==> flow/design.v <==
`timescale 1ns / 1ns
`timescale 1ns / 1ns
module alu #(
    parameter DATA_WIDTH = 16
) (
    input [DATA_WIDTH-1:0] data_in1,
    data_in2,
    input [1:0] op,
    output reg [DATA_WIDTH-1:0] data_out,
    output [2:0] flag
);
  reg carry;
  wire zero, neg;
  wire [16:0] data_in1_add, data_in2_add;
  assign data_in1_add = data_in1;
  assign data_in2_add = data_in2;
  always @(*) begin
    case (op)
      2'b00: {carry, data_out} = {1'b0, ~(data_in1 | data_in2)};
      2'b01: {carry, data_out} = data_in1_add + data_in2_add;
      2'b10: {carry, data_out} = {1'b0, data_in1};
      2'b11: {carry, data_out} = {1'b0, (data_in2 >> 1)};
    endcase
  end
  assign zero = ~(|data_out);
  assign neg  = data_out[DATA_WIDTH-1];
  assign flag = {zero, neg, carry};
endmodule
`timescale 1ns / 1ns
module register #(
    parameter N = 16
) (
    input clk,
    rst,
    en,
    input [N-1:0] data_in,
    output reg [N-1:0] data_out
);
  always @(posedge clk, negedge rst) begin
    if (!rst) begin
      data_out <= 0;
    end else begin
      if (en) begin
        data_out <= data_in;
      end
    end
  end
endmodule
`timescale 1ns / 1ns
module registerfile #(
    parameter N = 16,
    M = 5
) (
    input clk,
    en,
    input [N-1:0] wr_data,
    input [M-1:0] addr,
    output [N-1:0] rd_data
);
  reg [N-1:0] mem[(2**M)-1:0];
  assign rd_data = (addr == 29) ? 0 : ( (addr == 30) ? 16'h1 : ( (addr == 31) ? 16'hffff : mem[addr]));
  always @(posedge clk) begin
    if (en) begin
      mem[addr] <= wr_data;
    end
  end
endmodule
`timescale 1ns / 1ns
 `timescale 1ns / 1ns
module state (
    input            clk,
    rst,
    input      [2:0] op,
    output reg [3:0] state,
    input      [2:0] flag
);
  reg [3:0] nextstate;
  reg       br;
  always @(*) begin
    case (state)
      4'b0000: begin
        if (op == 3'b000) begin
          nextstate = 4'b0001;
        end else if (op == 3'b001) begin
          nextstate = 4'b0010;
        end else if (op == 3'b010) begin
          nextstate = 4'b0011;
        end else if (op == 3'b011) begin
          nextstate = 4'b1010;
        end else if (op == 3'b100) begin
          nextstate = 4'b0100;
        end else if (op == 3'b101) begin
          nextstate = 4'b0101;
        end else if (op == 3'b110) begin
          nextstate = 4'b1000;
        end else nextstate = 4'b0111;
      end
      4'b0001: begin
        nextstate = 4'b1010;
      end
      4'b0010: nextstate = 4'b1010;
      4'b0011: nextstate = 4'b1010;
      4'b0100: nextstate = 4'b1010;
      4'b0101: nextstate = 4'b0110;
      4'b0110: nextstate = 4'b1010;
      4'b0111: nextstate = 4'b1010;
      4'b1000:
      if (br) nextstate = 4'b1001;
      else nextstate = 4'b1010;
      4'b1001: nextstate = 4'b0000;
      4'b1010: nextstate = 4'b0000;
      default: nextstate = 4'b0000;
    endcase   
  end
  always @(posedge clk, negedge rst) begin
    if (!rst) begin
      state <= 4'b0000;
    end else begin
      state <= nextstate;
    end
  end
  always @(*) begin
    case (op)
      3'h0: br = 0;
      3'h1: br = flag[0];
      3'h2: br = flag[1];
      3'h3: br = flag[1] | flag[0];
      3'h4: br = flag[2];
      3'h5: br = flag[2] | flag[0];
      3'h6: br = flag[2] | flag[1];
      3'h7: br = 1;
      default: br = 0;
    endcase   
  end   
endmodule   
`timescale 1ns / 1ns
 `timescale 1ns / 1ns
module decode (
    input [2:0] op,
    input [3:0] state,
    output reg [13:0] dec
);
  always @(*) begin
    case (state)
      4'b0000: begin
        if (op == 3'b110) begin
          dec = 14'b1_1_x_x_xx_xx_1_0_0_1_0_0;
        end else if (op == 3'b101) begin
          dec = 14'b1_1_x_x_xx_xx_1_0_0_0_0_0;
        end else if (op == 3'b011) begin
          dec = 14'bx_1_0_x_1x_xx_0_0_1_0_0_0;
        end else begin
          dec = 14'bx_1_x_x_xx_xx_0_0_0_1_0_0;
        end
      end
      4'b0001: dec = 14'bx_1_x_1_xx_00_0_1_0_0_1_0;
      4'b0010: dec = 14'bx_1_x_1_xx_01_0_1_0_0_1_0;
      4'b0011: dec = 14'bx_0_x_0_1x_xx_0_1_0_0_0_0;
      4'b0100: dec = 14'bx_0_x_x_xx_xx_0_0_0_0_0_1;
      4'b0101: dec = 14'b1_1_x_0_00_xx_1_1_0_0_0_0;
      4'b0110: dec = 14'b1_1_x_0_01_xx_0_1_0_0_0_0;
      4'b1000: dec = 14'bx_1_1_x_xx_xx_0_0_1_0_0_0;
      4'b1001: dec = 14'b0_1_x_x_xx_xx_1_0_0_0_0_0;
      4'b0111: dec = 14'bx_1_x_1_xx_11_0_1_0_0_1_0;
      4'b1011: dec = 14'bx_1_0_x_xx_xx_0_0_0_0_0_1;
      4'b1010: dec = 14'b1_1_x_x_xx_xx_1_0_0_0_0_0;
      default: dec = 14'b0;
    endcase
  end
endmodule
`timescale 1ns / 1ns
module Temple #(
    parameter ADDR_WIDTH = 16,
    parameter DATA_WIDTH = 16
) (
    input                   clk,
    rst,
    output [ADDR_WIDTH-1:0] addr,
    input  [          15:0] rd_data,
    output [          15:0] wr_data,
    output                  en
);
  wire [15:0] pc_sel_data, acc_sel_data, reg_sel_data, imm_sel_data;
  wire [15:0] pc_out, add_out, acc_out;
  wire [15:0] regfile_out, rf_out, alu_out;
  wire [2:0] flag_out, alu_flag;
  wire pc_sel, acc_sel, reg_sel, addr_sel;
  wire pc_en, acc_en, regfile_en, flag_en, rf_en;
  wire [1:0] imm_sel, alu_op;
  wire [ 2:0] op;
  wire [ 3:0] state;
  wire [13:0] dec;
  wire [ 4:0] regfile_addr;
  wire [ 7:0] half_imm_data;
  assign {pc_sel,addr_sel,reg_sel,acc_sel,imm_sel[1:0],alu_op[1:0],pc_en,acc_en,regfile_en,rf_en,flag_en,en} = dec;
  state statemachine (
      .clk(clk),
      .rst(rst),
      .op(op),
      .state(state),
      .flag(flag_out)
  );
  decode decode (
      .op(op),
      .state(state),
      .dec(dec)
  );
  register PC (
      .clk(clk),
      .rst(rst),
      .en(pc_en),
      .data_in(pc_sel_data),
      .data_out(pc_out)
  );
  register Acc (
      .clk(clk),
      .rst(rst),
      .en(acc_en),
      .data_in(acc_sel_data),
      .data_out(acc_out)
  );
  register #(
      .N(3)
  ) flag (
      .clk(clk),
      .rst(rst),
      .en(flag_en),
      .data_in(alu_flag),
      .data_out(flag_out)
  );
  register regi (
      .clk(clk),
      .rst(rst),
      .en(rf_en),
      .data_in(regfile_out),
      .data_out(rf_out)
  );
  alu alu (
      .data_in1(rf_out),
      .data_in2(acc_out),
      .op(alu_op),
      .data_out(alu_out),
      .flag(alu_flag)
  );
  registerfile regfile (
      .clk(clk),
      .en(regfile_en),
      .wr_data(reg_sel_data),
      .rd_data(regfile_out),
      .addr(regfile_addr)
  );
  assign pc_sel_data = (pc_sel) ? add_out : rf_out;
  assign add_out = pc_out + 16'h1;
  assign acc_sel_data = (acc_sel) ? alu_out : imm_sel_data;
  assign reg_sel_data = (reg_sel) ? add_out : acc_out;
  assign addr = addr_sel ? {pc_out[15:1], 1'b0} : {rf_out[15:1], 1'b0};
  assign wr_data = acc_out;
  assign op = (pc_out[0]) ? rd_data[15:13] : rd_data[7:5];
  assign regfile_addr = (pc_out[0]) ? rd_data[12:8] : rd_data[4:0];
  assign half_imm_data = (pc_out[0]) ? rd_data[15:8] : rd_data[7:0];
  assign imm_sel_data = (imm_sel[1]) ? rd_data[15:0] : ( (imm_sel[0]) ? {half_imm_data, acc_out[7:0]} : {acc_out[15:8], half_imm_data});
endmodule   
; Step by step through the tools: Temple
; Module Temple before and after one edit of its RTL, step after step.
; Lines under "before" count in the file above, lines under "after" in the edited file.
; "delta" is "after" less "before", of the values as shown; "rel_change_pct" is that difference over "before", in percent.
; A cell with n/a has no value.
[setup]
top_module = Temple
clock_port = clk
cell_library = sky130hd
lib_corner = tt_025C_1v80

; Edit of the RTL
; The edit as a unified diff against the file above.
; The edited RTL no longer does the same as the RTL above: the edit was made by script, with no optimisation intended.
; begin of diff
@@ -2,5 +2,5 @@
 `timescale 1ns / 1ns
 module alu #(
-    parameter DATA_WIDTH = 16
+    parameter DATA_WIDTH = 32
 ) (
     input [DATA_WIDTH-1:0] data_in1,
; end of diff

; Word-level counts
; Source: Yosys, flattened and elaborated, memories not mapped. Widths are those after wreduce. Registers that Yosys merges into a memory's read port (data or address) are not register bits. Print and check cells do not count. Equal cells are merged and count once.
; Memory sizes are those after Yosys's memory passes, which may raise the word count (mostly to a power of two), join words into wider ones and drop unused or constant bits.
[word_totals]
columns = item, before, after, delta, rel_change_pct
row1 = register_bits, 55, 55, 0, 0.00
row2 = ramBits, 512, 512, 0, 0.00
row3 = mem_count, 1, 1, 0, 0.00
row4 = in_bits, 18, 18, 0, 0.00
row5 = out_inout_bits, 33, 33, 0, 0.00
row6 = elab_cells, 78, 78, 0, 0.00
[mem_list]
columns = item, before, after
row1 = memory_list, regfile.mem 32x16 r1 w1, regfile.mem 32x16 r1 w1
[op_classes]
columns = item, before, after, delta, rel_change_pct
row1 = addsub, 2, 2, 0, 0.00
row2 = equal, 25, 25, 0, 0.00
row3 = muxes, 30, 30, 0, 0.00
row4 = logic, 6, 6, 0, 0.00
row5 = n_reduce_logical, 8, 8, 0, 0.00
[ops]
columns = op, before, after, delta, rel_change_pct
row1 = 16-bit inverter, 1, 0, -1, -100.00
row2 = 17-bit parallel mux with 4-bit select, 1, 0, -1, -100.00
row3 = 16-bit OR reduction, 1, 0, -1, -100.00
row4 = 32-bit inverter, 0, 1, 1, n/a
row5 = 33-bit parallel mux with 4-bit select, 0, 1, 1, n/a
row6 = 32-bit OR reduction, 0, 1, 1, n/a
; Operator kinds equal on both sides are left out: 34.

; Depth
; Yosys ltp: most cells in a row. Word level: on the elaborated netlist, between registers, memories and ports. Mapped: between sequential cells and ports; inverters and the memories' decode and read muxes count.
[depth]
columns = item, before, after, delta, rel_change_pct
row1 = ltp_word, 10, 10, 0, 0.00
row2 = ABC_AREA, 0, 0, n/a, n/a
row3 = ltp_mapped, 11, 12, 1, 9.09
row4 = mapped_depth_nobuf, 11, 12, 1, 9.09

; Netlist
; Source: synth_stat.txt of the flow (Yosys; design flattened, memories mapped). It holds for the ABC_AREA given above (unset counts as 0); a run with the other value may have another netlist.
[by_type]
columns = cell, before, after, delta, rel_change_pct
row1 = sky130_fd_sc_hd__a21oi_1, 81, 63, -18, -22.22
row2 = sky130_fd_sc_hd__o21ai_0, 46, 59, 13, 28.26
row3 = sky130_fd_sc_hd__buf_2, 31, 18, -13, -41.94
row4 = sky130_fd_sc_hd__nor2_1, 95, 106, 11, 11.58
row5 = sky130_fd_sc_hd__clkbuf_1, 31, 42, 11, 35.48
row6 = sky130_fd_sc_hd__nor3_1, 15, 23, 8, 53.33
row7 = sky130_fd_sc_hd__nand3_1, 30, 24, -6, -20.00
row8 = sky130_fd_sc_hd__a31oi_1, 13, 19, 6, 46.15
row9 = sky130_fd_sc_hd__a22o_1, 6, 0, -6, -100.00
row10 = sky130_fd_sc_hd__buf_1, 1, 7, 6, 600.00
row11 = sky130_fd_sc_hd__inv_1, 38, 43, 5, 13.16
row12 = sky130_fd_sc_hd__buf_4, 9, 4, -5, -55.56
row13 = sky130_fd_sc_hd__nand4_1, 8, 3, -5, -62.50
row14 = sky130_fd_sc_hd__nand2_1, 108, 112, 4, 3.70
row15 = sky130_fd_sc_hd__nand2b_1, 14, 10, -4, -28.57
row16 = sky130_fd_sc_hd__and3_1, 9, 5, -4, -44.44
row17 = sky130_fd_sc_hd__o31ai_1, 4, 0, -4, -100.00
row18 = sky130_fd_sc_hd__edfxtp_1, 498, 495, -3, -0.60
; Cell types equal on both sides are left out: 11.
; The list need not be complete.
[synth_totals]
columns = item, before, after, delta, rel_change_pct
row1 = mapped_cells, 1505, 1497, -8, -0.53
row2 = synth_area_mm2, 0.0240506, 0.0238166, -0.0002340, -0.97
row3 = seqArea_mm2, 0.0165071, 0.016392, -0.0001151, -0.70
row4 = ff_cells, 560, 556, -4, -0.71
row5 = buffers, 81, 81, 0, 0.00
; By module: a second synthesis without flattening, with its own total; a netlist apart from the flattened one above.
[hier_totals]
columns = item, before, after, delta, rel_change_pct
row1 = hier_cells, 1658, 1776, 118, 7.12
row2 = hier_area_mm2, 0.0254094, 0.0261113, 0.0007019, 2.76
; Each row is one instance without its submodules.
[by_module_before]
columns = mod, n_inst, n_cells, mod_area_mm2, seq_area_mm2
row1 = registerfile, 1, 1039, 0.019839, 0.0151345
row2 = register, 3, 34, 0.0006494, 0.0004004
row3 = alu, 1, 204, 0.0015577, 0
row4 = Temple, 1, 242, 0.0014489, 0
row5 = decode, 1, 39, 0.0002628, 0
row6 = state, 1, 26, 0.000244, 0.0001001
row7 = register #(N=3), 1, 6, 0.0001089, 0.0000751
[by_module_after]
columns = mod, n_inst, n_cells, mod_area_mm2, seq_area_mm2
row1 = registerfile, 1, 1039, 0.019839, 0.0151345
row2 = alu, 1, 322, 0.0022597, 0
row3 = register, 3, 34, 0.0006494, 0.0004004
row4 = Temple, 1, 242, 0.0014489, 0
row5 = decode, 1, 39, 0.0002628, 0
row6 = state, 1, 26, 0.000244, 0.0001001
row7 = register #(N=3), 1, 6, 0.0001089, 0.0000751

; Worst setup path after synthesis
; Path of least setup slack by OpenSTA after synthesis, without wires, with an ideal clock, recovery checks aside; 20% of the period is set as input and as output delay. Where synthesis merged equal registers, the netlist keeps one of their names.
[synth_path]
columns = item, before, after, delta, rel_change_pct
row1 = path_kind, input to register, input to register, n/a, n/a
row2 = from, in rd_data[0], in rd_data[9], n/a, n/a
row3 = to, mem regfile.mem[11][0], mem regfile.mem[23][0], n/a, n/a
row4 = period_ps, 7000, 7000, 0, 0.00
row5 = input_delay_ps, 1400, 1400, 0, 0.00
row6 = setup_time_ps, 388, 388, 0, n/a
row7 = launch_ps, 1400, 1400, 0, 0.00
row8 = arrival_time_ps, 3154, 3196, 42, 1.33
row9 = required_time_ps, 6612, 6612, 0, 0.00
row10 = slack_ps, 3458, 3416, -42, n/a
row11 = path_delay_ps, 2142, 2184, 42, 1.96
row12 = driving_pins, 6, 6, 0, 0.00
row13 = n_path_buf, 3, 3, 0, 0.00
row14 = synth_period_reached_ps, 3542, 3584, 42, 1.19
; "path_delay_ps" is the arrival time less input delay plus setup time.
; "driving_pins" counts driving pins, that of a launching flip-flop among them; a cell with two outputs on the path counts twice.
; "synth_period_reached_ps" = period - worst setup slack (recovery checks aside). The figure is calculated, with input and output delays left at 20% of the set period.
; The rows between start and end are the longest chain of elaborated cells between them; the timing report does not say that the signal goes this way. Where chains are equally long, one stands for them.
; Each line given opens the expression or statement behind the cell; cells for indexed reads and writes are added by Yosys, which also makes memories of some case tables.
[synth_via_before]
cell_sequence = sky130_fd_sc_hd__mux2_4 -> sky130_fd_sc_hd__buf_6 -> sky130_fd_sc_hd__buf_2 -> sky130_fd_sc_hd__buf_2 -> sky130_fd_sc_hd__o211ai_1 -> sky130_fd_sc_hd__nor2_1
elab_chain_len = 2
cells_between = 2
lines_between = 2
classes_between = mux (2)
[synth_lines_before]
columns = item, line_no
row1 = start: declaration, 179  ; input  [          15:0] rd_data,
row2 = 5-bit two-way mux, 259  ; assign regfile_addr = (pc_out[0]) ? rd_data[12:8] : rd_data[4:0];
row3 = 5-bit two-way mux, 63  ; if (en) begin
row4 = end: declaration, 60  ; reg [N-1:0] mem[(2**M)-1:0];
[synth_via_after]
cell_sequence = sky130_fd_sc_hd__mux2_2 -> sky130_fd_sc_hd__buf_4 -> sky130_fd_sc_hd__buf_2 -> sky130_fd_sc_hd__buf_1 -> sky130_fd_sc_hd__o211ai_1 -> sky130_fd_sc_hd__nor2_1
elab_chain_len = 2
cells_between = 2
lines_between = 2
classes_between = mux (2)
[synth_lines_after]
columns = item, line_no
row1 = start: declaration, 179  ; input  [          15:0] rd_data,
row2 = 5-bit two-way mux, 259  ; assign regfile_addr = (pc_out[0]) ? rd_data[12:8] : rd_data[4:0];
row3 = 5-bit two-way mux, 63  ; if (en) begin
row4 = end: declaration, 60  ; reg [N-1:0] mem[(2**M)-1:0];

; Worst path after layout
; From the final timing report of the runs of pair A: the path of least setup slack in the routed layout; clock arrival at registers is part of the times.
; The report prints the path's times to 10 ps; the period is as set.
[layout_path]
columns = item, before, after, delta, rel_change_pct
row1 = path_kind, register to output, register to output, n/a, n/a
row2 = from, reg statemachine.state, reg statemachine.state, n/a, n/a
row3 = to, out addr[9], out addr[10], n/a, n/a
row4 = period_ps, 5540, 5540, 0, 0.00
row5 = out_delay_ps, 1110, 1110, 0, 0.00
row6 = launch_ps, 610, 610, 0, 0.00
row7 = arrival_time_ps, 3410, 3630, 220, 6.45
row8 = required_time_ps, 4430, 4430, 0, 0.00
row9 = slack_ps, 1020, 800, -220, n/a
row10 = driving_pins, 7, 8, 1, 14.29
row11 = n_path_buf, 2, 3, 1, 50.00
; Where an end lacks its bit number, it is one bit of the signal, or one of the new flip-flops if synthesis recoded a state register.
[layout_via_before]
cell_sequence = sky130_fd_sc_hd__dfrtp_1 -> sky130_fd_sc_hd__or3_1 -> sky130_fd_sc_hd__nor2_1 -> sky130_fd_sc_hd__nand3_1 -> sky130_fd_sc_hd__buf_4 -> sky130_fd_sc_hd__o21ai_0 -> sky130_fd_sc_hd__clkdlybuf4s50_1
[layout_lines_before]
columns = item, line_no
row1 = start: declaration, 74  ; output reg [3:0] state,
row2 = start: assignment, 117  ; state <= 4'b0000;
row3 = start: assignment, 119  ; state <= nextstate;
row4 = end: declaration, 178  ; output [ADDR_WIDTH-1:0] addr,
; before: Chain of elaborated cells between the ends: none given.
[layout_via_after]
cell_sequence = sky130_fd_sc_hd__dfrtp_1 -> sky130_fd_sc_hd__buf_4 -> sky130_fd_sc_hd__or3_1 -> sky130_fd_sc_hd__nor2_1 -> sky130_fd_sc_hd__nand3_1 -> sky130_fd_sc_hd__buf_4 -> sky130_fd_sc_hd__o21ai_0 -> sky130_fd_sc_hd__clkdlybuf4s50_1
[layout_lines_after]
columns = item, line_no
row1 = start: declaration, 74  ; output reg [3:0] state,
row2 = start: assignment, 117  ; state <= 4'b0000;
row3 = start: assignment, 119  ; state <= nextstate;
row4 = end: declaration, 178  ; output [ADDR_WIDTH-1:0] addr,
; after: Chain of elaborated cells between the ends: none given.

; Flow runs
; Both versions went through the flow (Yosys, OpenROAD) with the same settings in each pair. Constraints: input delay and output delay 20% of the set period each, output load 0.01 pF.
[flow_settings_pair_A]
CORE_UTILIZATION = 40
PLACE_DENSITY = 0.6
period_ns = 5.54
CAP_MARGIN = 20
CORE_MARGIN = 2
SLEW_MARGIN = 20
[measured_pair_A]
columns = item, before, after, delta, rel_change_pct
row1 = post_synth_area_mm2, 0.0240506, 0.0238166, -0.0002340, -0.97
row2 = die_area_mm2, 0.0621031, 0.061509, -0.0005941, -0.96
row3 = final_cell_area_mm2, 0.0276728, 0.0273124, -0.0003604, -1.30
row4 = final_util_pct, 46.7, 46.4, -0.3, n/a
row5 = worst_setup_slack_ps, 1020, 800, -220, n/a
row6 = tns_ps, 0, 0, 0, n/a
row7 = final_hold_ws_ps, 474, 491, 17, n/a
row8 = power_mw, 14.255, 13.880, -0.375, -2.63
row9 = achieved_clock_period_ps, 4520, 4740, 220, 4.87
[flow_settings_pair_B]
ABC_AREA = 0
CAP_MARGIN = 5
CORE_ASPECT_RATIO = 0.92
CORE_UTILIZATION = 39
GPL_ROUTABILITY_DRIVEN = 0
MIN_ROUTING_LAYER = met2
PLACE_DENSITY = 0.54
SLEW_MARGIN = 25
TNS_END_PERCENT = 10
period_ns = 4.24
CORE_MARGIN = 2
[measured_pair_B]
columns = item, before, after, delta, rel_change_pct
row1 = post_synth_area_mm2, 0.0240506, 0.0238166, -0.0002340, -0.97
row2 = die_area_mm2, 0.0636718, 0.0630631, -0.0006087, -0.96
row3 = final_cell_area_mm2, 0.0280131, 0.0277791, -0.0002340, -0.84
row4 = final_util_pct, 45.8, 46.2, 0.4, n/a
row5 = worst_setup_slack_ps, 265, 108, -157, n/a
row6 = tns_ps, 0, 0, 0, n/a
row7 = power_mw, 19.150, 18.910, -0.240, -1.25
row8 = achieved_clock_period_ps, 3975, 4132, 157, 3.95
; "achieved_clock_period_ps": clock period set for the run, less the worst setup slack. It is reckoned from that one timing run; input and output delays stay at 20% of the period that was set.
; "power_mw" rests on the timing tool's default activity at the inputs, not on a simulated workload.
